==> flow/design.v <==
module s_sat_13_12 #(
    parameter   WIN  = 13,
    parameter   WOUT = 12
)(
    input  signed     [WIN-1:0]  din,
    output reg signed [WOUT-1:0] dout
);
always  @(*) begin
    if ((din[WIN-1] == 1'b1) && (din[WIN-2:WOUT-1] != { {WIN-WOUT}{1'b1} })) begin
        dout = {1'b1,{{WOUT-1}{1'b0}}};
    end
    else if ((din[WIN-1] == 1'b0) && (din[WIN-2:WOUT-1] != { {WIN-WOUT}{1'b0} })) begin
        dout = {1'b0,{{WOUT-1}{1'b1}}};
    end
    else begin
        dout = din[WOUT-1:0];
    end
end
endmodule
module s_sat_22_12 #(
    parameter   WIN  = 22,
    parameter   WOUT = 12
)(
    input  signed     [WIN-1:0]  din,
    output reg signed [WOUT-1:0] dout
);
always  @(*) begin
    if ((din[WIN-1] == 1'b1) && (din[WIN-2:WIN-3] != { 2{1'b1} })) begin
        dout = {1'b1,{{WOUT-1}{1'b0}}};
    end
    else if ((din[WIN-1] == 1'b0) && (din[WIN-2:WIN-3] != { 2{1'b0} })) begin
        dout = {1'b0,{{WOUT-1}{1'b1}}};
    end
    else begin
        dout = din[19:8];
    end
end
endmodule
module butterfly #(
    parameter WD = 12
)(
    input  signed [WD-1:0] din_a_re,
    input  signed [WD-1:0] din_a_im,
    input  signed [WD-1:0] din_b_re,
    input  signed [WD-1:0] din_b_im,
    output signed [WD-1:0] dout_a_re,
    output signed [WD-1:0] dout_a_im,
    output signed [WD-1:0] dout_b_re,
    output signed [WD-1:0] dout_b_im
);
    wire signed [WD:0] add_re, add_im, sub_re, sub_im;
    assign add_re = din_a_re + din_b_re;
    assign add_im = din_a_im + din_b_im;
    assign sub_re = din_a_re - din_b_re;
    assign sub_im = din_a_im - din_b_im;
    s_sat_13_12 sa0 (
        .din(add_re),
        .dout(dout_a_re)
    );
    s_sat_13_12 sa1 (
        .din(add_im),
        .dout(dout_a_im)
    );
    s_sat_13_12 sa2 (
        .din(sub_re),
        .dout(dout_b_re)
    );
    s_sat_13_12 sa3 (
        .din(sub_im),
        .dout(dout_b_im)
    );
endmodule
module tf_multi #(
    parameter WD   = 12,
    parameter WNRD = 9
)(
    input  signed [WD-1:0]   din_re,
    input  signed [WD-1:0]   din_im,
    input  signed [WNRD-1:0] wnr_re,
    input  signed [WNRD-1:0] wnr_im,
    output signed [WD-1:0]   dout_re,
    output signed [WD-1:0]   dout_im
);
    wire signed [WD+WNRD-1:0] m0, m1, m2, m3;
    assign m0 = din_re * wnr_re;
    assign m1 = din_im * wnr_im;
    assign m2 = din_re * wnr_im;
    assign m3 = din_im * wnr_re;
    wire signed [WD+WNRD:0] s0, s1;
    assign s0 = m0 - m1;     
    assign s1 = m2 + m3;     
    s_sat_22_12 sat0
    (
        .din(s0),
        .dout(dout_re)
    );
    s_sat_22_12 sat1
    (
        .din(s1),
        .dout(dout_im)
    );
endmodule
module fft_16 #(
    parameter WD = 12,
    parameter WNRD = 9
)(
    input                  clk,
    input                  rst_n,
    input                  en,
    input  signed [WD-1:0] sin_re,
    input  signed [WD-1:0] sin_im,
    output signed [WD-1:0] sout_re,
    output signed [WD-1:0] sout_im
);
    localparam W16_1_RE = 9'b011101100;
    localparam W16_1_IM = 9'b110011110;
    localparam W16_2_RE = 9'b010110101;
    localparam W16_2_IM = 9'b101001010;
    localparam W16_3_RE = 9'b001100001;
    localparam W16_3_IM = 9'b100010011;
    localparam W16_4_RE = 9'b000000000;
    localparam W16_4_IM = 9'b100000000;
    localparam W16_5_RE = 9'b110011110;
    localparam W16_5_IM = 9'b100010011;
    localparam W16_6_RE = 9'b101001010;
    localparam W16_6_IM = 9'b101001010;
    localparam W16_7_RE = 9'b100010011;
    localparam W16_7_IM = 9'b110011110;
    reg [3:0] count;
    reg  signed [WNRD-1:0] w1_re, w1_im, w2_re, w2_im;
    wire signed [WNRD-1:0] w3_re, w3_im;
    reg  signed [WD-1:0] d1_re [0:7];
    reg  signed [WD-1:0] d1_im [0:7];
    wire signed [WD-1:0] bf1_a_re;
    wire signed [WD-1:0] bf1_a_im;
    wire signed [WD-1:0] bf1_b_re;
    wire signed [WD-1:0] bf1_b_im;
    wire signed [WD-1:0] mux1_a_re;
    wire signed [WD-1:0] mux1_a_im;
    wire signed [WD-1:0] mux1_b_re;
    wire signed [WD-1:0] mux1_b_im;
    wire signed [WD-1:0] tf1_re;
    wire signed [WD-1:0] tf1_im;
    wire signed [WD-1:0] mux1_out_re;
    wire signed [WD-1:0] mux1_out_im;
    reg signed  [WD-1:0] stage1_out_re;
    reg signed  [WD-1:0] stage1_out_im;
    reg  signed [WD-1:0] d2_re [0:3];
    reg  signed [WD-1:0] d2_im [0:3];
    wire signed [WD-1:0] bf2_a_re;
    wire signed [WD-1:0] bf2_a_im;
    wire signed [WD-1:0] bf2_b_re;
    wire signed [WD-1:0] bf2_b_im;
    wire signed [WD-1:0] mux2_a_re;
    wire signed [WD-1:0] mux2_a_im;
    wire signed [WD-1:0] mux2_b_re;
    wire signed [WD-1:0] mux2_b_im;
    wire signed [WD-1:0] tf2_re;
    wire signed [WD-1:0] tf2_im;
    wire signed [WD-1:0] mux2_out_re;
    wire signed [WD-1:0] mux2_out_im;
    reg signed  [WD-1:0] stage2_out_re;
    reg signed  [WD-1:0] stage2_out_im;
    reg  signed [WD-1:0] d3_re [0:1];
    reg  signed [WD-1:0] d3_im [0:1];
    wire signed [WD-1:0] bf3_a_re;
    wire signed [WD-1:0] bf3_a_im;
    wire signed [WD-1:0] bf3_b_re;
    wire signed [WD-1:0] bf3_b_im;
    wire signed [WD-1:0] mux3_a_re;
    wire signed [WD-1:0] mux3_a_im;
    wire signed [WD-1:0] mux3_b_re;
    wire signed [WD-1:0] mux3_b_im;
    wire signed [WD-1:0] tf3_re;
    wire signed [WD-1:0] tf3_im;
    wire signed [WD-1:0] mux3_out_re;
    wire signed [WD-1:0] mux3_out_im;
    reg signed  [WD-1:0] stage3_out_re;
    reg signed  [WD-1:0] stage3_out_im;
    reg  signed [WD-1:0] d4_re;
    reg  signed [WD-1:0] d4_im;
    wire signed [WD-1:0] bf4_a_re;
    wire signed [WD-1:0] bf4_a_im;
    wire signed [WD-1:0] bf4_b_re;
    wire signed [WD-1:0] bf4_b_im;
    wire signed [WD-1:0] mux4_a_re;
    wire signed [WD-1:0] mux4_a_im;
    wire signed [WD-1:0] mux4_b_re;
    wire signed [WD-1:0] mux4_b_im;
    reg signed  [WD-1:0] stage4_out_re;
    reg signed  [WD-1:0] stage4_out_im;
    always @(posedge clk) begin
        if (!rst_n)
            count <= 4'd0;
        else if (en)
            count <= count + 1'b1;
        else
            count <= 4'd0;
    end
    assign mux1_a_re = (count[3])? bf1_a_re : d1_re[7];
    assign mux1_a_im = (count[3])? bf1_a_im : d1_im[7];
    assign mux1_b_re = (count[3])? bf1_b_re : sin_re;
    assign mux1_b_im = (count[3])? bf1_b_im : sin_im;
    assign mux1_out_re = ((count > 4'd0) & (count < 4'd8))? tf1_re : mux1_a_re;      
    assign mux1_out_im = ((count > 4'd0) & (count < 4'd8))? tf1_im : mux1_a_im;
    always @(*) begin
        w1_re <= W16_1_RE;
        w1_im <= W16_1_IM;
        case(count)
            4'd2: begin
                w1_re <= W16_2_RE;
                w1_im <= W16_2_IM;
            end
            4'd3: begin
                w1_re <= W16_3_RE;
                w1_im <= W16_3_IM;
            end
            4'd4: begin
                w1_re <= W16_4_RE;
                w1_im <= W16_4_IM;
            end
            4'd5: begin
                w1_re <= W16_5_RE;
                w1_im <= W16_5_IM;
            end
            4'd6: begin
                w1_re <= W16_6_RE;
                w1_im <= W16_6_IM;
            end
            4'd7: begin
                w1_re <= W16_7_RE;
                w1_im <= W16_7_IM;
            end
            default: begin
                w1_re <= W16_1_RE;
                w1_im <= W16_1_IM;
            end
        endcase
    end
    assign mux2_a_re = ((count == 0) | (count > 12) | (count > 4 & count < 9))? bf2_a_re : d2_re[3];
    assign mux2_a_im = ((count == 0) | (count > 12) | (count > 4 & count < 9))? bf2_a_im : d2_im[3];
    assign mux2_b_re = ((count == 0) | (count > 12) | (count > 4 & count < 9))? bf2_b_re : stage1_out_re;
    assign mux2_b_im = ((count == 0) | (count > 12) | (count > 4 & count < 9))? bf2_b_im : stage1_out_im;
    assign mux2_out_re = ((count > 1 & count < 5) | (count > 9 & count < 13))? tf2_re : mux2_a_re;
    assign mux2_out_im = ((count > 1 & count < 5) | (count > 9 & count < 13))? tf2_im : mux2_a_im;
    always @(*) begin
        w2_re <= W16_2_RE;
        w2_im <= W16_2_IM;
        case(count)
            4'd3: begin
                w2_re <= W16_4_RE;
                w2_im <= W16_4_IM;
            end
            4'd4: begin
                w2_re <= W16_6_RE;
                w2_im <= W16_6_IM;
            end
            4'd11: begin
                w2_re <= W16_4_RE;
                w2_im <= W16_4_IM;
            end
            4'd12: begin
                w2_re <= W16_6_RE;
                w2_im <= W16_6_IM;
            end
            default: begin
                w2_re <= W16_2_RE;
                w2_im <= W16_2_IM;
            end
        endcase
    end
    assign mux3_a_re = (~count[1])?
                        bf3_a_re : d3_re[1];
    assign mux3_a_im = (~count[1])?
                        bf3_a_im : d3_im[1];
    assign mux3_b_re = (~count[1])?
                        bf3_b_re : stage2_out_re;
    assign mux3_b_im = (~count[1])?
                        bf3_b_im : stage2_out_im;
    assign mux3_out_re = ((count==3) | (count==7) | (count==11) | (count==15))? tf3_re : mux3_a_re;
    assign mux3_out_im = ((count==3) | (count==7) | (count==11) | (count==15))? tf3_im : mux3_a_im;
    assign w3_re = W16_4_RE;
    assign w3_im = W16_4_IM;
    assign mux4_a_re = (~count[0])? bf4_a_re : d4_re;
    assign mux4_a_im = (~count[0])? bf4_a_im : d4_im;
    assign mux4_b_re = (~count[0])? bf4_b_re : stage3_out_re;
    assign mux4_b_im = (~count[0])? bf4_b_im : stage3_out_im;
    always @(posedge clk) begin
        if (!rst_n) begin
            d1_re[0] <= 12'd0;
            d1_im[0] <= 12'd0;
            d1_re[1] <= 12'd0;
            d1_im[1] <= 12'd0;
            d1_re[2] <= 12'd0;
            d1_im[2] <= 12'd0;
            d1_re[3] <= 12'd0;
            d1_im[3] <= 12'd0;
            d1_re[4] <= 12'd0;
            d1_im[4] <= 12'd0;
            d1_re[5] <= 12'd0;
            d1_im[5] <= 12'd0;
            d1_re[6] <= 12'd0;
            d1_im[6] <= 12'd0;
            d1_re[7] <= 12'd0;
            d1_im[7] <= 12'd0;
        end
        else begin
            d1_re[0] <= mux1_b_re;
            d1_im[0] <= mux1_b_im;
            d1_re[1] <= d1_re[0];
            d1_im[1] <= d1_im[0];
            d1_re[2] <= d1_re[1];
            d1_im[2] <= d1_im[1];
            d1_re[3] <= d1_re[2];
            d1_im[3] <= d1_im[2];
            d1_re[4] <= d1_re[3];
            d1_im[4] <= d1_im[3];
            d1_re[5] <= d1_re[4];
            d1_im[5] <= d1_im[4];
            d1_re[6] <= d1_re[5];
            d1_im[6] <= d1_im[5];
            d1_re[7] <= d1_re[6];
            d1_im[7] <= d1_im[6];
        end
    end
    butterfly bf1
    (
    .din_a_re   (d1_re[7]),
    .din_a_im   (d1_im[7]),
    .din_b_re   (sin_re),
    .din_b_im   (sin_im),
    .dout_a_re  (bf1_a_re),
    .dout_a_im  (bf1_a_im),
    .dout_b_re  (bf1_b_re),
    .dout_b_im  (bf1_b_im)
    );
    tf_multi tf1
    (
    .din_re     (mux1_a_re),
    .din_im     (mux1_a_im),
    .wnr_re     (w1_re),
    .wnr_im     (w1_im),
    .dout_re    (tf1_re),
    .dout_im    (tf1_im)
    );
    always @(posedge clk) begin
        if (!rst_n) begin
            stage1_out_re <= 12'd0;
            stage1_out_im <= 12'd0;
        end
        else begin
            stage1_out_re <= mux1_out_re;
            stage1_out_im <= mux1_out_im;
        end
    end
    always @(posedge clk) begin
        if (!rst_n) begin
            d2_re[0] <= 12'd0;
            d2_im[0] <= 12'd0;
            d2_re[1] <= 12'd0;
            d2_im[1] <= 12'd0;
            d2_re[2] <= 12'd0;
            d2_im[2] <= 12'd0;
            d2_re[3] <= 12'd0;
            d2_im[3] <= 12'd0;
        end
        else begin
            d2_re[0] <= mux2_b_re;
            d2_im[0] <= mux2_b_im;
            d2_re[1] <= d2_re[0];
            d2_im[1] <= d2_im[0];
            d2_re[2] <= d2_re[1];
            d2_im[2] <= d2_im[1];
            d2_re[3] <= d2_re[2];
            d2_im[3] <= d2_im[2];
        end
    end
    butterfly bf2
    (
    .din_a_re   (d2_re[3]),
    .din_a_im   (d2_im[3]),
    .din_b_re   (stage1_out_re),
    .din_b_im   (stage1_out_im),
    .dout_a_re  (bf2_a_re),
    .dout_a_im  (bf2_a_im),
    .dout_b_re  (bf2_b_re),
    .dout_b_im  (bf2_b_im)
    );
    tf_multi tf2
    (
    .din_re     (mux2_a_re),
    .din_im     (mux2_a_im),
    .wnr_re     (w2_re),
    .wnr_im     (w2_im),
    .dout_re    (tf2_re),
    .dout_im    (tf2_im)
    );
    always @(posedge clk) begin
        if (!rst_n) begin
            stage2_out_re <= 12'd0;
            stage2_out_im <= 12'd0;
        end
        else begin
            stage2_out_re <= mux2_out_re;
            stage2_out_im <= mux2_out_im;
        end
    end
    always @(posedge clk) begin
        if (!rst_n) begin
            d3_re[0] <= 12'd0;
            d3_im[0] <= 12'd0;
            d3_re[1] <= 12'd0;
            d3_im[1] <= 12'd0;
        end
        else begin
            d3_re[0] <= mux3_b_re;
            d3_im[0] <= mux3_b_im;
            d3_re[1] <= d3_re[0];
            d3_im[1] <= d3_im[0];
        end
    end
    butterfly bf3
    (
    .din_a_re   (d3_re[1]),
    .din_a_im   (d3_im[1]),
    .din_b_re   (stage2_out_re),
    .din_b_im   (stage2_out_im),
    .dout_a_re  (bf3_a_re),
    .dout_a_im  (bf3_a_im),
    .dout_b_re  (bf3_b_re),
    .dout_b_im  (bf3_b_im)
    );
    tf_multi tf3
    (
    .din_re     (mux3_a_re),
    .din_im     (mux3_a_im),
    .wnr_re     (w3_re),
    .wnr_im     (w3_im),
    .dout_re    (tf3_re),
    .dout_im    (tf3_im)
    );
    always @(posedge clk) begin
        if (!rst_n) begin
            stage3_out_re <= 12'd0;
            stage3_out_im <= 12'd0;
        end
        else begin
            stage3_out_re <= mux3_out_re;
            stage3_out_im <= mux3_out_im;
        end
    end
    always @(posedge clk) begin
        if (!rst_n) begin
            d4_re <= 12'd0;
            d4_im <= 12'd0;
        end
        else begin
            d4_re <= mux4_b_re;
            d4_im <= mux4_b_im;
        end
    end
    butterfly bf4
    (
    .din_a_re   (d4_re),
    .din_a_im   (d4_im),
    .din_b_re   (stage3_out_re),
    .din_b_im   (stage3_out_im),
    .dout_a_re  (bf4_a_re),
    .dout_a_im  (bf4_a_im),
    .dout_b_re  (bf4_b_re),
    .dout_b_im  (bf4_b_im)
    );
    always @(posedge clk) begin
        if (!rst_n) begin
            stage4_out_re <= 12'd0;
            stage4_out_im <= 12'd0;
        end
        else begin
            stage4_out_re <= mux4_a_re;
            stage4_out_im <= mux4_a_im;
        end
    end
    assign sout_re = stage4_out_re;
    assign sout_im = stage4_out_im;
endmodule
--- tool output ---
Reports on fft_16
Each step is given for the RTL above and for the edited RTL.
Lines under "orig" count in the file above, lines under "edited" in the edited file.
"delta": "edited" minus "orig" as printed here.
Operators: Yosys type, input widths -> output width; for muxes data width and select width s.
Cell names lack the library's common part.
{"block": "design", "top_module": "fft_16", "clock_port": "clk", "cell_library": "sky130hd", "corner": "tt_025C_1v80"}

Edit of the RTL
The edit as a unified diff against the file above.
This change comes from a script, not from a designer. The edited design behaves differently; no optimisation was intended.
begin of diff
@@ -284,5 +284,7 @@
     assign mux4_a_re = (~count[0])? bf4_a_re : d4_re;
     assign mux4_a_im = (~count[0])? bf4_a_im : d4_im;
-    assign mux4_b_re = (~count[0])? bf4_b_re : stage3_out_re;
+    reg signed [WD-1:0] mux4_b_re_q;
+    always @(posedge clk) mux4_b_re_q <= (~count[0])? bf4_b_re : stage3_out_re;
+    assign mux4_b_re = mux4_b_re_q;
     assign mux4_b_im = (~count[0])? bf4_b_im : stage3_out_im;
     always @(posedge clk) begin
end of diff

Elaborated design
Yosys after proc, flatten, opt, wreduce and memory -nomap, before mapping. Enables and synchronous resets that opt folds into registers are not counted as muxes. Print and check cells are not counted. Equal cells are merged and count once.
{"block": "bits", "element": "ff_bits", "orig": 460, "edited": 472, "delta": 12}
{"block": "bits", "element": "latchBits", "orig": 0, "edited": 0, "delta": 0}
{"block": "bits", "element": "mem_bits_rw", "orig": 0, "edited": 0, "delta": 0}
{"block": "bits", "element": "rom_bits", "orig": 0, "edited": 0, "delta": 0}
{"block": "bits", "element": "clocked_rd_ports_x_width", "orig": 0, "edited": 0, "delta": 0}
{"block": "bits", "element": "mem_count", "orig": 0, "edited": 0, "delta": 0}
{"block": "bits", "element": "out_inout_bits", "orig": 24, "edited": 24, "delta": 0}
{"block": "op_classes", "element": "n_addsub", "orig": 24, "edited": 24, "delta": 0}
{"block": "op_classes", "element": "n_mul", "orig": 8, "edited": 8, "delta": 0}
{"block": "op_classes", "element": "div", "orig": 0, "edited": 0, "delta": 0}
{"block": "op_classes", "element": "compare", "orig": 9, "edited": 9, "delta": 0}
{"block": "op_classes", "element": "eq_ne", "orig": 15, "edited": 15, "delta": 0}
{"block": "op_classes", "element": "n_shift", "orig": 0, "edited": 0, "delta": 0}
{"block": "op_classes", "element": "muxes", "orig": 70, "edited": 70, "delta": 0}
{"block": "op_classes", "element": "bitwise", "orig": 48, "edited": 48, "delta": 0}
{"block": "op_classes", "element": "reduce_logical", "orig": 56, "edited": 56, "delta": 0}
Unchanged operator kinds not shown: 30.

Longest topological paths
Longest topological path by Yosys (ltp), each cell counted once; first at word level (registers and memories cut), then after technology mapping (sequential cells cut; the memories' decode and read muxes count).
{"block": "depth", "element": "depth_word", "orig": 13, "edited": 13, "delta": 0}
{"block": "depth", "element": "ABC_AREA", "orig": "0", "edited": "0"}
{"block": "depth", "element": "ltp_mapped", "orig": 42, "edited": 44, "delta": 2}

Netlist
Source: synth_stat.txt of the flow (Yosys; design flattened, memories mapped). It holds for the ABC_AREA given above (unset counts as 0); a run with the other value may have another netlist.
{"block": "by_type", "cell_type": "nand2_1", "orig": 267, "edited": 331, "delta": 64}
{"block": "by_type", "cell_type": "a31oi_1", "orig": 15, "edited": 76, "delta": 61}
{"block": "by_type", "cell_type": "a221oi_1", "orig": 53, "edited": 12, "delta": -41}
{"block": "by_type", "cell_type": "a21oi_1", "orig": 364, "edited": 324, "delta": -40}
{"block": "by_type", "cell_type": "maj3_1", "orig": 49, "edited": 9, "delta": -40}
{"block": "by_type", "cell_type": "o31ai_1", "orig": 10, "edited": 48, "delta": 38}
{"block": "by_type", "cell_type": "o21ai_0", "orig": 273, "edited": 308, "delta": 35}
{"block": "by_type", "cell_type": "nor2_1", "orig": 442, "edited": 474, "delta": 32}
{"block": "by_type", "cell_type": "inv_1", "orig": 1058, "edited": 1089, "delta": 31}
{"block": "by_type", "cell_type": "and2_1", "orig": 284, "edited": 315, "delta": 31}
{"block": "by_type", "cell_type": "nand3_1", "orig": 30, "edited": 58, "delta": 28}
{"block": "by_type", "cell_type": "o22ai_1", "orig": 49, "edited": 22, "delta": -27}
{"block": "by_type", "cell_type": "o211a_1", "orig": 4, "edited": 31, "delta": 27}
{"block": "by_type", "cell_type": "xor2_1", "orig": 61, "edited": 36, "delta": -25}
{"block": "by_type", "cell_type": "nand2b_1", "orig": 95, "edited": 119, "delta": 24}
{"block": "by_type", "cell_type": "a21o_1", "orig": 27, "edited": 49, "delta": 22}
{"block": "by_type", "cell_type": "o21ai_1", "orig": 9, "edited": 28, "delta": 19}
{"block": "by_type", "cell_type": "o21bai_1", "orig": 40, "edited": 23, "delta": -17}
Unchanged cell types not shown: 15.
Not every row of either side is listed.
{"block": "mapped", "element": "mapped_cells", "orig": 5776, "edited": 6073, "delta": 297}
{"block": "mapped", "element": "synth_area_um2", "orig": 51829.7, "edited": 53313.6, "delta": 1483.9}
{"block": "mapped", "element": "ff_cells", "orig": 460, "edited": 472, "delta": 12}
{"block": "mapped", "element": "n_buf", "orig": 229, "edited": 238, "delta": 9}
By module: a second synthesis without flattening, with its own total; a netlist apart from the flattened one above.
{"block": "hier_totals", "element": "cells_unflattened", "orig": 8882, "edited": 8822, "delta": -60}
{"block": "hier_totals", "element": "area_unflattened_um2", "orig": 80643.6, "edited": 80674.9, "delta": 31.3}
Each row is one instance without its submodules.
{"block": "modules_orig", "module": "tf_multi", "instances": 3, "cells": 1815, "area_um2": 16854.9}
{"block": "modules_orig", "module": "fft_16", "instances": 1, "cells": 1553, "area_um2": 16300.6}
{"block": "modules_orig", "module": "butterfly", "instances": 4, "cells": 351, "area_um2": 2487.4}
{"block": "modules_orig", "module": "s_sat_13_12", "instances": 16, "cells": 15, "area_um2": 146.4}
{"block": "modules_orig", "module": "s_sat_22_12", "instances": 6, "cells": 40, "area_um2": 247.7}
{"block": "modules_edited", "module": "tf_multi", "instances": 3, "cells": 1791, "area_um2": 16771.1}
{"block": "modules_edited", "module": "fft_16", "instances": 1, "cells": 1565, "area_um2": 16583.4}
{"block": "modules_edited", "module": "butterfly", "instances": 4, "cells": 351, "area_um2": 2487.4}
{"block": "modules_edited", "module": "s_sat_13_12", "instances": 16, "cells": 15, "area_um2": 146.4}
{"block": "modules_edited", "module": "s_sat_22_12", "instances": 6, "cells": 40, "area_um2": 247.7}

Timing after synthesis
Source: OpenSTA report_checks on the synthesized netlist (no wires, ideal clock, input and output delay 20% of the period each), path of least setup slack; recovery checks are left aside. Register names are those of the netlist, which keeps one name where synthesis merged equal registers.
{"block": "synth_timing", "element": "kind", "orig": "input -> register", "edited": "input -> register"}
{"block": "synth_timing", "element": "startpoint", "orig": "input port sin_re[0]", "edited": "input port sin_re[1]"}
{"block": "synth_timing", "element": "endpoint", "orig": "register stage1_out_im[10]", "edited": "register stage1_out_re[9]"}
{"block": "synth_timing", "element": "period_ns", "orig": 11.0, "edited": 11.0, "delta": 0.0}
{"block": "synth_timing", "element": "setup_time_ns", "orig": 0.076, "edited": 0.134, "delta": 0.058}
{"block": "synth_timing", "element": "arrival_ns", "orig": 11.149, "edited": 10.743, "delta": -0.406}
{"block": "synth_timing", "element": "t_required_ns", "orig": 10.924, "edited": 10.866, "delta": -0.058}
{"block": "synth_timing", "element": "setup_slack_ns", "orig": -0.225, "edited": 0.123, "delta": 0.348}
{"block": "synth_timing", "element": "delay_ns", "orig": 9.025, "edited": 8.677, "delta": -0.348}
{"block": "synth_timing", "element": "stages", "orig": 38, "edited": 41, "delta": 3}
{"block": "synth_timing", "element": "n_path_buf", "orig": 2, "edited": 3, "delta": 1}
{"block": "synth_timing", "element": "synth_period_reached_ns", "orig": 11.225, "edited": 10.877, "delta": -0.348}
"delay_ns" = arrival - input delay + setup time.
"stages" counts driving pins, that of a launching flip-flop among them; a cell with two outputs on the path counts twice.
"synth_period_reached_ns" = period - worst setup slack (recovery checks aside). The figure is calculated, with input and output delays left at 20% of the set period.
The rows between start and end are the longest chain of elaborated cells between them; the timing report does not say that the signal goes this way. Where chains are equally long, one stands for them.
A line is the first line of the expression or statement that the cell stems from. Yosys adds cells for indexed reads and writes and turns some case tables into memories.
{"block": "synth_via_orig", "cell_sequence": "ha_1 -> fa_1 -> nand2b_1 -> a21oi_1 -> o21ai_0 -> a21oi_1 -> o21ai_0 -> a21oi_1 -> or3_1 -> a21oi_1 -> or2_2 -> a22oi_1 -> maj3_1 -> mux2i_1 -> clkbuf_1 -> nor2_1 -> fa_1 -> fa_1 -> [... 2 more ...] -> fa_1 -> inv_1 -> fa_1 -> fa_1 -> inv_1 -> fa_1 -> inv_1 -> ha_1 -> o41a_1 -> a31o_2 -> a21o_1 -> a31o_2 -> a21oi_1 -> xnor2_1 -> a21oi_1 -> or2_2 -> clkbuf_1 -> o22ai_1", "elab_chain_cells": 13}
{"block": "synth_rtl_orig", "element": "from (decl)", "line_no": 110, "source": "input  signed [WD-1:0] sin_re,"}
{"block": "synth_rtl_orig", "element": "$add 12x12->13", "line_no": 52, "source": "assign add_re = din_a_re + din_b_re;"}
{"block": "synth_rtl_orig", "element": "$not 1->1", "line_no": 12, "source": "else if ((din[WIN-1] == 1'b0) && (din[WIN-2:WOUT-1] != { {WIN-WOUT}{1'b0} })) begin"}
{"block": "synth_rtl_orig", "element": "$logic_and 1x1->1", "line_no": 12}
{"block": "synth_rtl_orig", "element": "$mux 12", "line_no": 12}
{"block": "synth_rtl_orig", "element": "$mux 12", "line_no": 9, "source": "if ((din[WIN-1] == 1'b1) && (din[WIN-2:WOUT-1] != { {WIN-WOUT}{1'b1} })) begin"}
{"block": "synth_rtl_orig", "element": "$mux 12", "line_no": 200, "source": "assign mux1_a_re = (count[3])? bf1_a_re : d1_re[7];"}
{"block": "synth_rtl_orig", "element": "$mul 12x9->21", "line_no": 87, "source": "assign m2 = din_re * wnr_im;"}
{"block": "synth_rtl_orig", "element": "$add 21x21->22", "line_no": 91, "source": "assign s1 = m2 + m3;"}
{"block": "synth_rtl_orig", "element": "$not 1->1", "line_no": 31, "source": "else if ((din[WIN-1] == 1'b0) && (din[WIN-2:WIN-3] != { 2{1'b0} })) begin"}
{"block": "synth_rtl_orig", "element": "$logic_and 1x1->1", "line_no": 31}
{"block": "synth_rtl_orig", "element": "$mux 12", "line_no": 31}
{"block": "synth_rtl_orig", "element": "$mux 12", "line_no": 28, "source": "if ((din[WIN-1] == 1'b1) && (din[WIN-2:WIN-3] != { 2{1'b1} })) begin"}
{"block": "synth_rtl_orig", "element": "$mux 12", "line_no": 205, "source": "assign mux1_out_im = ((count > 4'd0) & (count < 4'd8))? tf1_im : mux1_a_im;"}
{"block": "synth_rtl_orig", "element": "to (assign)", "line_no": 349, "source": "stage1_out_im <= 12'd0;"}
{"block": "synth_rtl_orig", "element": "to (assign)", "line_no": 353, "source": "stage1_out_im <= mux1_out_im;"}
{"block": "synth_rtl_orig", "element": "to (decl)", "line_no": 147, "source": "reg signed  [WD-1:0] stage1_out_im;"}
{"block": "synth_via_edited", "cell_sequence": "inv_1 -> ha_1 -> nand2b_1 -> a21oi_1 -> o21bai_1 -> a21oi_1 -> o21bai_1 -> a21oi_1 -> o21bai_1 -> a21oi_1 -> o41a_1 -> xor2_1 -> clkbuf_1 -> o21ai_0 -> a31oi_1 -> clkbuf_1 -> nor2_1 -> fa_1 -> [... 5 more ...] -> fa_1 -> fa_1 -> inv_1 -> fa_1 -> inv_1 -> ha_1 -> o21a_1 -> o21ai_0 -> a21oi_1 -> o31a_1 -> o211ai_1 -> nand3_1 -> nand2_1 -> xor2_1 -> o21ai_0 -> nand3_1 -> clkbuf_1 -> o22ai_1", "elab_chain_cells": 13}
{"block": "synth_rtl_edited", "element": "from (decl)", "line_no": 110, "source": "input  signed [WD-1:0] sin_re,"}
{"block": "synth_rtl_edited", "element": "$add 12x12->13", "line_no": 52, "source": "assign add_re = din_a_re + din_b_re;"}
{"block": "synth_rtl_edited", "element": "$not 1->1", "line_no": 12, "source": "else if ((din[WIN-1] == 1'b0) && (din[WIN-2:WOUT-1] != { {WIN-WOUT}{1'b0} })) begin"}
{"block": "synth_rtl_edited", "element": "$logic_and 1x1->1", "line_no": 12}
{"block": "synth_rtl_edited", "element": "$mux 12", "line_no": 12}
{"block": "synth_rtl_edited", "element": "$mux 12", "line_no": 9, "source": "if ((din[WIN-1] == 1'b1) && (din[WIN-2:WOUT-1] != { {WIN-WOUT}{1'b1} })) begin"}
{"block": "synth_rtl_edited", "element": "$mux 12", "line_no": 200, "source": "assign mux1_a_re = (count[3])? bf1_a_re : d1_re[7];"}
{"block": "synth_rtl_edited", "element": "$mul 12x9->21", "line_no": 85, "source": "assign m0 = din_re * wnr_re;"}
{"block": "synth_rtl_edited", "element": "$sub 21x21->22", "line_no": 90, "source": "assign s0 = m0 - m1;"}
{"block": "synth_rtl_edited", "element": "$not 1->1", "line_no": 31, "source": "else if ((din[WIN-1] == 1'b0) && (din[WIN-2:WIN-3] != { 2{1'b0} })) begin"}
{"block": "synth_rtl_edited", "element": "$logic_and 1x1->1", "line_no": 31}
{"block": "synth_rtl_edited", "element": "$mux 12", "line_no": 31}
{"block": "synth_rtl_edited", "element": "$mux 12", "line_no": 28, "source": "if ((din[WIN-1] == 1'b1) && (din[WIN-2:WIN-3] != { 2{1'b1} })) begin"}
{"block": "synth_rtl_edited", "element": "$mux 12", "line_no": 204, "source": "assign mux1_out_re = ((count > 4'd0) & (count < 4'd8))? tf1_re : mux1_a_re;"}
{"block": "synth_rtl_edited", "element": "to (assign)", "line_no": 350, "source": "stage1_out_re <= 12'd0;"}
{"block": "synth_rtl_edited", "element": "to (assign)", "line_no": 354, "source": "stage1_out_re <= mux1_out_re;"}
{"block": "synth_rtl_edited", "element": "to (decl)", "line_no": 146, "source": "reg signed  [WD-1:0] stage1_out_re;"}

Timing after layout
Path of least setup slack in the final report of each run of pair A (OpenROAD, finished layout, wires in). Where an end is a register, its clock arrival counts in the times.
{"block": "layout_timing", "element": "kind", "orig": "input -> register", "edited": "input -> register"}
{"block": "layout_timing", "element": "startpoint", "orig": "input port sin_re[0]", "edited": "input port sin_re[0]"}
{"block": "layout_timing", "element": "endpoint", "orig": "register stage1_out_re[6]", "edited": "register stage1_out_re[9]"}
{"block": "layout_timing", "element": "period_ns", "orig": 10.7, "edited": 10.7, "delta": 0.0}
{"block": "layout_timing", "element": "setup_time_ns", "orig": 0.09, "edited": 0.08, "delta": -0.01}
{"block": "layout_timing", "element": "arrival_ns", "orig": 10.99, "edited": 10.95, "delta": -0.04}
{"block": "layout_timing", "element": "t_required_ns", "orig": 11.24, "edited": 11.27, "delta": 0.03}
{"block": "layout_timing", "element": "setup_slack_ns", "orig": 0.25, "edited": 0.32, "delta": 0.07}
{"block": "layout_timing", "element": "stages", "orig": 42, "edited": 44, "delta": 2}
{"block": "layout_timing", "element": "n_path_buf", "orig": 6, "edited": 7, "delta": 1}
The rows between start and end are the longest chain of elaborated cells between them; the timing report does not say that the signal goes this way. Where chains are equally long, one stands for them.
{"block": "layout_via_orig", "cell_sequence": "clkbuf_2 -> ha_4 -> fa_2 -> nand2b_1 -> a21oi_2 -> o21ai_2 -> a21oi_2 -> o21ai_2 -> a21oi_2 -> or3_4 -> a21oi_4 -> or2_4 -> a22oi_2 -> buf_6 -> buf_4 -> a21oi_4 -> a2bb2oi_4 -> buf_6 -> [... 6 more ...] -> fa_1 -> fa_1 -> fa_1 -> inv_2 -> fa_1 -> inv_1 -> ha_2 -> a21o_1 -> nand2_1 -> inv_2 -> or4b_4 -> o2111ai_4 -> nand3_4 -> buf_4 -> a311oi_4 -> buf_4 -> nor2_2 -> o22ai_1", "elab_chain_cells": 13}
{"block": "layout_rtl_orig", "element": "from (decl)", "line_no": 110, "source": "input  signed [WD-1:0] sin_re,"}
{"block": "layout_rtl_orig", "element": "$add 12x12->13", "line_no": 52, "source": "assign add_re = din_a_re + din_b_re;"}
{"block": "layout_rtl_orig", "element": "$not 1->1", "line_no": 12, "source": "else if ((din[WIN-1] == 1'b0) && (din[WIN-2:WOUT-1] != { {WIN-WOUT}{1'b0} })) begin"}
{"block": "layout_rtl_orig", "element": "$logic_and 1x1->1", "line_no": 12}
{"block": "layout_rtl_orig", "element": "$mux 12", "line_no": 12}
{"block": "layout_rtl_orig", "element": "$mux 12", "line_no": 9, "source": "if ((din[WIN-1] == 1'b1) && (din[WIN-2:WOUT-1] != { {WIN-WOUT}{1'b1} })) begin"}
{"block": "layout_rtl_orig", "element": "$mux 12", "line_no": 200, "source": "assign mux1_a_re = (count[3])? bf1_a_re : d1_re[7];"}
{"block": "layout_rtl_orig", "element": "$mul 12x9->21", "line_no": 85, "source": "assign m0 = din_re * wnr_re;"}
{"block": "layout_rtl_orig", "element": "$sub 21x21->22", "line_no": 90, "source": "assign s0 = m0 - m1;"}
{"block": "layout_rtl_orig", "element": "$not 1->1", "line_no": 31, "source": "else if ((din[WIN-1] == 1'b0) && (din[WIN-2:WIN-3] != { 2{1'b0} })) begin"}
{"block": "layout_rtl_orig", "element": "$logic_and 1x1->1", "line_no": 31}
{"block": "layout_rtl_orig", "element": "$mux 12", "line_no": 31}
{"block": "layout_rtl_orig", "element": "$mux 12", "line_no": 28, "source": "if ((din[WIN-1] == 1'b1) && (din[WIN-2:WIN-3] != { 2{1'b1} })) begin"}
{"block": "layout_rtl_orig", "element": "$mux 12", "line_no": 204, "source": "assign mux1_out_re = ((count > 4'd0) & (count < 4'd8))? tf1_re : mux1_a_re;"}
{"block": "layout_rtl_orig", "element": "to (assign)", "line_no": 348, "source": "stage1_out_re <= 12'd0;"}
{"block": "layout_rtl_orig", "element": "to (assign)", "line_no": 352, "source": "stage1_out_re <= mux1_out_re;"}
{"block": "layout_rtl_orig", "element": "to (decl)", "line_no": 146, "source": "reg signed  [WD-1:0] stage1_out_re;"}
{"block": "layout_via_edited", "cell_sequence": "dlymetal6s2s_1 -> ha_2 -> buf_4 -> nand2b_1 -> a21oi_2 -> o21bai_2 -> a21oi_2 -> o21bai_1 -> a21oi_2 -> o21bai_1 -> a21oi_2 -> o41a_1 -> xor2_1 -> buf_4 -> buf_4 -> o21ai_1 -> a21oi_1 -> buf_4 -> [... 8 more ...] -> fa_1 -> fa_2 -> fa_1 -> ha_1 -> ha_1 -> o21a_1 -> o21a_1 -> o21ai_2 -> a21oi_2 -> o31a_1 -> o211ai_1 -> nand3_2 -> nand2_2 -> xor2_1 -> o21ai_1 -> nand3_1 -> buf_6 -> o22ai_1", "elab_chain_cells": 13}
{"block": "layout_rtl_edited", "element": "from (decl)", "line_no": 110, "source": "input  signed [WD-1:0] sin_re,"}
{"block": "layout_rtl_edited", "element": "$add 12x12->13", "line_no": 52, "source": "assign add_re = din_a_re + din_b_re;"}
{"block": "layout_rtl_edited", "element": "$not 1->1", "line_no": 12, "source": "else if ((din[WIN-1] == 1'b0) && (din[WIN-2:WOUT-1] != { {WIN-WOUT}{1'b0} })) begin"}
{"block": "layout_rtl_edited", "element": "$logic_and 1x1->1", "line_no": 12}
{"block": "layout_rtl_edited", "element": "$mux 12", "line_no": 12}
{"block": "layout_rtl_edited", "element": "$mux 12", "line_no": 9, "source": "if ((din[WIN-1] == 1'b1) && (din[WIN-2:WOUT-1] != { {WIN-WOUT}{1'b1} })) begin"}
{"block": "layout_rtl_edited", "element": "$mux 12", "line_no": 200, "source": "assign mux1_a_re = (count[3])? bf1_a_re : d1_re[7];"}
{"block": "layout_rtl_edited", "element": "$mul 12x9->21", "line_no": 85, "source": "assign m0 = din_re * wnr_re;"}
{"block": "layout_rtl_edited", "element": "$sub 21x21->22", "line_no": 90, "source": "assign s0 = m0 - m1;"}
{"block": "layout_rtl_edited", "element": "$not 1->1", "line_no": 31, "source": "else if ((din[WIN-1] == 1'b0) && (din[WIN-2:WIN-3] != { 2{1'b0} })) begin"}
{"block": "layout_rtl_edited", "element": "$logic_and 1x1->1", "line_no": 31}
{"block": "layout_rtl_edited", "element": "$mux 12", "line_no": 31}
{"block": "layout_rtl_edited", "element": "$mux 12", "line_no": 28, "source": "if ((din[WIN-1] == 1'b1) && (din[WIN-2:WIN-3] != { 2{1'b1} })) begin"}
{"block": "layout_rtl_edited", "element": "$mux 12", "line_no": 204, "source": "assign mux1_out_re = ((count > 4'd0) & (count < 4'd8))? tf1_re : mux1_a_re;"}
{"block": "layout_rtl_edited", "element": "to (assign)", "line_no": 350, "source": "stage1_out_re <= 12'd0;"}
{"block": "layout_rtl_edited", "element": "to (assign)", "line_no": 354, "source": "stage1_out_re <= mux1_out_re;"}
{"block": "layout_rtl_edited", "element": "to (decl)", "line_no": 146, "source": "reg signed  [WD-1:0] stage1_out_re;"}

Measured runs
Both versions went through the flow (Yosys, OpenROAD) with the same settings in each pair. Constraints: input delay and output delay 20% of the set period each, output load 0.01 pF.
{"block": "flow_settings_pair_A", "period_ns": 10.7, "CAP_MARGIN": 20, "CORE_MARGIN": 2, "CORE_UTILIZATION": 40, "SLEW_MARGIN": 20}
{"block": "measured_pair_A", "element": "synthesis_area_um2", "orig": 51829.7, "edited": 53313.6, "delta": 1483.9}
{"block": "measured_pair_A", "element": "final_die_area_um2", "orig": 132471.0, "edited": 136220.0, "delta": 3749.0}
{"block": "measured_pair_A", "element": "finalCellArea_um2", "orig": 60246.5, "edited": 60920.9, "delta": 674.4}
{"block": "measured_pair_A", "element": "finish.utilization_frac", "orig": 0.467, "edited": 0.462, "delta": -0.005}
{"block": "measured_pair_A", "element": "setup_ws_ns", "orig": 0.249, "edited": 0.316, "delta": 0.067}
{"block": "measured_pair_A", "element": "tns_setup_ns", "orig": 0.000, "edited": 0.000, "delta": 0.000}
{"block": "measured_pair_A", "element": "hold_ws_ns", "orig": 0.394, "edited": 0.419, "delta": 0.025}
{"block": "measured_pair_A", "element": "achieved_period_ns", "orig": 10.451, "edited": 10.384, "delta": -0.067}
{"block": "flow_settings_pair_B", "ABC_AREA": 0, "CAP_MARGIN": 0, "CORE_UTILIZATION": 26, "GPL_ROUTABILITY_DRIVEN": 1, "PLACE_DENSITY_LB_ADDON": 0.06, "SETUP_SLACK_MARGIN": 2.88, "SLEW_MARGIN": 15, "TNS_END_PERCENT": 30, "period_ns": 9.72, "CORE_MARGIN": 2}
{"block": "measured_pair_B", "element": "synthesis_area_um2", "orig": 51829.7, "edited": 53313.6, "delta": 1483.9}
{"block": "measured_pair_B", "element": "final_die_area_um2", "orig": 202932.0, "edited": 208689.0, "delta": 5757.0}
{"block": "measured_pair_B", "element": "finalCellArea_um2", "orig": 63239.4, "edited": 65436.5, "delta": 2197.1}
{"block": "measured_pair_B", "element": "finish.utilization_frac", "orig": 0.32, "edited": 0.321, "delta": 0.001}
{"block": "measured_pair_B", "element": "setup_ws_ns", "orig": -0.467, "edited": -0.548, "delta": -0.081}
{"block": "measured_pair_B", "element": "tns_setup_ns", "orig": -10.189, "edited": -12.230, "delta": -2.041}
{"block": "measured_pair_B", "element": "hold_ws_ns", "orig": 0.398, "edited": 0.387, "delta": -0.011}
{"block": "measured_pair_B", "element": "achieved_period_ns", "orig": 10.187, "edited": 10.268, "delta": 0.081}
"achieved_period_ns" = clock period - worst setup slack. The figure is calculated, with input and output delays left at 20% of the set period.
--- end ---
